==> flow/design.v <==
module life16(
    input clk,
    input load,
    input [255:0] data,
    output reg [255:0] q);
reg [3:0] sum;    
always @(posedge clk) begin
    if (load) begin q <= data; end
    else begin
        for (integer count = 0 ; count < 256 ; count++) begin
        if (count == 0) begin
            sum = q[1] + q[15] + q[16] + q[17] + q[31] + q[240] + q[241] +  q[255]; 
        end else if (count == 15) begin
            sum = q[14] + q[16] + q[0] + q[31] + q[240] + q[254] + q[30]  + q[255];
        end else if (count == 240) begin
            sum = q[0] + q[1] + q[15] + q[239] + q[241] + q[224] + q[225] + q[255];
        end else if (count == 255) begin
            sum = q[0] + q[14] +  q[15] + q[224] + q[238] + q[240] + q[239] + q[254];
        end else if (count > 0 && count < 15) begin
            sum = q[count -1] + q[count +1] + q[count +16] + q[count +15] + q[count +17] + q[count + 240] + q[count +239] + q[count +241];
        end else if (count % 16 == 0) begin 
            sum = q[count -1] + q[count +1] + q[count +15] + q[count +16] + q[count +17] + q[count -15] + q[count -16] + q[count +31];
        end else if (count % 16 == 15)  begin
            sum = q[count -1] + q[count +1] + q[count +15] + q[count -15]  + q[count +16] + q[count -16] + q[count -17]  + q[count -31];
        end else if (count > 240 && count < 255) begin
            sum = q[count -1] + q[count +1] + q[count - 15] + q[count - 16] + q[count - 17] + q[count - 240] + q[count - 241] + q[count - 239];
        end else begin
            sum = q[count -1] + q[count +1] + q[count -15] + q[count -16]  + q[count -17] + q[count +15] + q[count +16] + q[count +17];
        end
        if ((sum == 0 || sum == 1) || (sum >= 4)) begin
         	q[count] <= 0;
    	end else if (sum == 3) begin
         	q[count] <= 1;
    	end
    end
    end
end
endmodule
## Step by step through the tools: life16

What the tools print for life16, step after step.
Line numbers count from 1 in the design file above.
Library cell names are shortened.
A cell with -- has no value.

| set-up | value |
|---|---|
| design top | life16 |
| clock port | clk |
| standard-cell library | sky130hd |
| timing corner | tt_025C_1v80 |

## Word-level counts

Counts by Yosys on the flattened word-level netlist (proc, flatten, opt, wreduce; memories kept). Register bits leave out memories and registers merged into their read ports (data or address). Print and check cells are left out. Cells with the same type and inputs are merged into one.

| bit counts | value |
|---|---|
| register bits after elaboration | 256 |
| output and inout bits | 256 |

| cells by class | value |
|---|---|
| add/subtract/negate cells | 1,792 |
| order comparisons | 256 |
| eq/ne operators | 512 |
| mux-type cells | 1,024 |
| reduce/logical cells | 1,024 |

Operators with widths:

| kind | number |
|---|---|
| adder 4 x 1 -> 4 bit | 1,024 |
| adder 3 x 1 -> 4 bit | 256 |
| equality test 4 x 1 -> 1 bit with constant B | 256 |
| equality test 4 x 2 -> 1 bit with constant B | 256 |
| greater-or-equal comparator 4 x 3 -> 1 bit with constant B | 256 |
| logical NOT 4 bit | 256 |
| two-way mux 4 bit | 256 |
| adder 2 x 1 -> 3 bit | 256 |
| nonzero test 3 bit | 256 |
| two-way mux 1 bit | 768 |
| adder 1 x 1 -> 2 bit | 256 |
| logical OR 1 bit | 512 |

## Depth

Yosys ltp: most cells in a row. Word level: on the elaborated netlist, between registers, memories and ports. Mapped: between sequential cells and ports; inverters and the memories' decode and read muxes count.

| logic depth | value |
|---|---|
| depth in word-level cells | 13 |
| ABC_AREA | 0 |
| mapped depth | 11 |

## After synthesis

Source: synth_stat.txt of the flow (Yosys; design flattened, memories mapped). It holds for the ABC_AREA given above (unset counts as 0); a run with the other value may have another netlist.

| mapped netlist | value |
|---|---|
| mapped cells | 5,687 |
| cell area after synthesis | 56,600.5 um^2 |
| sequential area | 7,687.4 um^2 |
| mapped flip-flops | 256 |
| buffers | 57 |

Cell types:

| cell | number |
|---|---|
| fa_1 | 1,023 |
| ha_1 | 768 |
| edfxtp_1 | 256 |
| inv_1 | 2,047 |
| mux2i_1 | 256 |
| nor4b_1 | 256 |
| nor3b_1 | 250 |
| or3_1 | 256 |
| a21oi_1 | 250 |
| nand2_1 | 256 |
| buf_6 | 45 |
| buf_4 | 7 |
| a22oi_1 | 6 |
| nor2_1 | 6 |
| clkbuf_1 | 5 |

## Path before layout

Source: OpenSTA report_checks on the synthesized netlist (no wires, ideal clock, input and output delay 20% of the period each), path of least setup slack; recovery checks are left aside. Register names are those of the netlist, which keeps one name where synthesis merged equal registers.

| timing path after synthesis | value |
|---|---|
| kind | register to register |
| from | register q[33] |
| to | register q[34] |
| clock period | 5,000 ps |
| setup time | 254 ps |
| launch time at the first pin | 0 ps |
| arrival time | 3,587 ps |
| required time | 4,746 ps |
| setup slack | 1,159 ps |
| path delay | 3,841 ps |
| stages | 12 |
| path buffers | 0 |
| synthesis period reached | 3,841 ps |

"path delay" = arrival - input delay + setup time.
"stages": output pins that drive a net of the path, with the launching flip-flop's if there is one; two outputs of one cell count as two.
"synthesis period reached" is the clock period less the worst setup slack; recovery checks do not enter. This is arithmetic on one report: input and output delays are still those of the set period (20% each).
Between the ends stands the longest chain of elaborated cells between them, by number of cells; it is not shown to be the way that was timed. Of several equally long chains one is given.
A line is the first line of the expression or statement that the cell stems from. Yosys adds cells for indexed reads and writes and turns some case tables into memories.
A register here has more assigning lines than the two given.
The path ends at the enable pin of a flip-flop; only ways to that pin are counted.

| between the ends, after synthesis | value |
|---|---|
| cells stage by stage | edfxtp_1 inv_1 fa_1 fa_1 fa_1 inv_1 ha_1 inv_1 fa_1 nor4b_1 a22oi_1 or3_1 |
| cells in the longest elaborated chain | 12 |
| elaborated cells between the ends (all ways) | 15 |
| classes of those cells | 7 x add/sub; 1 x compare; 2 x eq/ne; 1 x mux; 4 x reduce/logical |

Ends and longest elaborated chain, after synthesis:

| element | RTL line | source |
|---|---|---|
| start, declared | 5 | `output reg [255:0] q);` |
| start, assigned | 8 | `if (load) begin q <= data; end` |
| start, assigned | 31 | `q[count] <= 0;` |
| adder 1 x 1 -> 2 bit | 28 | `sum = q[count -1] + q[count +1] + q[count -15] + q[count -16]  + q[count -17] + q[count +15] + q[count +16] + ...` |
| adder 2 x 1 -> 3 bit | 28 |  |
| adder 3 x 1 -> 4 bit | 28 |  |
| adder 4 x 1 -> 4 bit x4 | 28 |  |
| two-way mux 4 bit | 8 |  |
| logical NOT 4 bit | 30 | `if ((sum == 0 \|\| sum == 1) \|\| (sum >= 4)) begin` |
| logical OR 1 bit x2 | 30 |  |
| nonzero test 3 bit | -- |  |
| end, assigned | 8 |  |
| end, assigned | 31 |  |
| end, declared | 5 |  |

## Path in the finished layout

From the final timing report of run 1: the path of least setup slack in the routed layout; clock arrival at registers is part of the times.
The path's times are printed in steps of 10 ps; the period is the one set.

| timing path post-layout | value |
|---|---|
| kind | register to register |
| from | register q[94] |
| to | register q[111] |
| clock period | 5,000 ps |
| setup time | 250 ps |
| launch time at the first pin | 660 ps |
| arrival time | 5,090 ps |
| required time | 5,380 ps |
| setup slack | 290 ps |
| stages | 12 |
| path buffers | 0 |

Between the ends stands the longest chain of elaborated cells between them, by number of cells; it is not shown to be the way that was timed. Of several equally long chains one is given.
A register here has more assigning lines than the two given.
The path ends at the enable pin of a flip-flop; only ways to that pin are counted.

| between the ends, post-layout | value |
|---|---|
| cells stage by stage | edfxtp_1 inv_1 fa_1 fa_1 fa_1 inv_1 ha_1 inv_1 fa_1 nor4b_1 a21oi_1 or3_1 |
| cells in the longest elaborated chain | 7 |
| elaborated cells between the ends (all ways) | 10 |
| classes of those cells | 2 x add/sub; 1 x compare; 2 x eq/ne; 1 x mux; 4 x reduce/logical |

Ends and longest elaborated chain, post-layout:

| element | RTL line | source |
|---|---|---|
| start, declared | 5 | `output reg [255:0] q);` |
| start, assigned | 8 | `if (load) begin q <= data; end` |
| start, assigned | 31 | `q[count] <= 0;` |
| adder 4 x 1 -> 4 bit x2 | 24 | `sum = q[count -1] + q[count +1] + q[count +15] + q[count -15]  + q[count +16] + q[count -16] + q[count -17]  + ...` |
| two-way mux 4 bit | 8 |  |
| logical NOT 4 bit | 30 | `if ((sum == 0 \|\| sum == 1) \|\| (sum >= 4)) begin` |
| logical OR 1 bit x2 | 30 |  |
| nonzero test 3 bit | -- |  |
| end, assigned | 8 |  |
| end, assigned | 31 |  |
| end, declared | 5 |  |

Top module life16; platform sky130hd; tools Yosys and OpenROAD; 3 stored runs in no particular order. Input and output delays are each 20% of the period that was set; the output load is 0.01 pF.
"period achieved" = clock period - worst setup slack. The figure is calculated, with input and output delays left at 20% of the set period.
By "critical path time" is meant the share of the clock period that the worst setup path is allowed (20% is reserved at inputs, 20% at outputs), minus its slack. Clock arrival times at its registers enter into it.
"critical path time" is known to 10 ps.
A setting shown as . is not set for that run.

| run name | CAP_MARGIN | CELL_PAD_IN_SITES_DETAIL_PLACEMENT | CORE_ASPECT_RATIO | CORE_MARGIN | CORE_UTILIZATION | CTS_CLUSTER_DIAMETER | GPL_TIMING_DRIVEN | HOLD_SLACK_MARGIN | MAX_ROUTING_LAYER | MIN_ROUTING_LAYER | SETUP_SLACK_MARGIN | SLEW_MARGIN | period_ns | PLACE_DENSITY_LB_ADDON | utilization | synthesized cell area (um^2) | die size (um^2) | standard-cell area of the final layout (um^2) | post-route worst hold slack (ps) | total negative slack (ps) | critical path time (ps) | worst setup path kind | period achieved (ps) | setup slack of the worst path (ps) |
|---|---|---|---|---|---|---|---|---|---|---|---|---|---|---|---|---|---|---|---|---|---|---|---|---|
| run 1 | 0 | 1 | 0.64 | 7 | 26 | 334 | 0 | 0.27 | met5 | met1 | -0.07 | 15 | 5.0 | . | 0.309 | 56,600.5 | 231,279.0 | 66,630.2 | 736 | 0 | 4,710 | register to register | 4,705 | 295 |
| run 2 | 20 | 1 | . | 9 | 54 | . | . | . | . | . | . | 35 | 7.61 | 0.13 | 0.619 | 56,600.5 | 116,793.0 | 64,265.4 | 732 | 0 | 4,660 | register to register | 4,658 | 2,952 |
| run 3 | 20 | . | . | 6 | 26 | 342 | . | . | . | met2 | . | 20 | 5.0 | . | 0.314 | 56,600.5 | 229,034.0 | 67,626.1 | 743 | 0 | 4,480 | register to register | 4,483 | 517 |
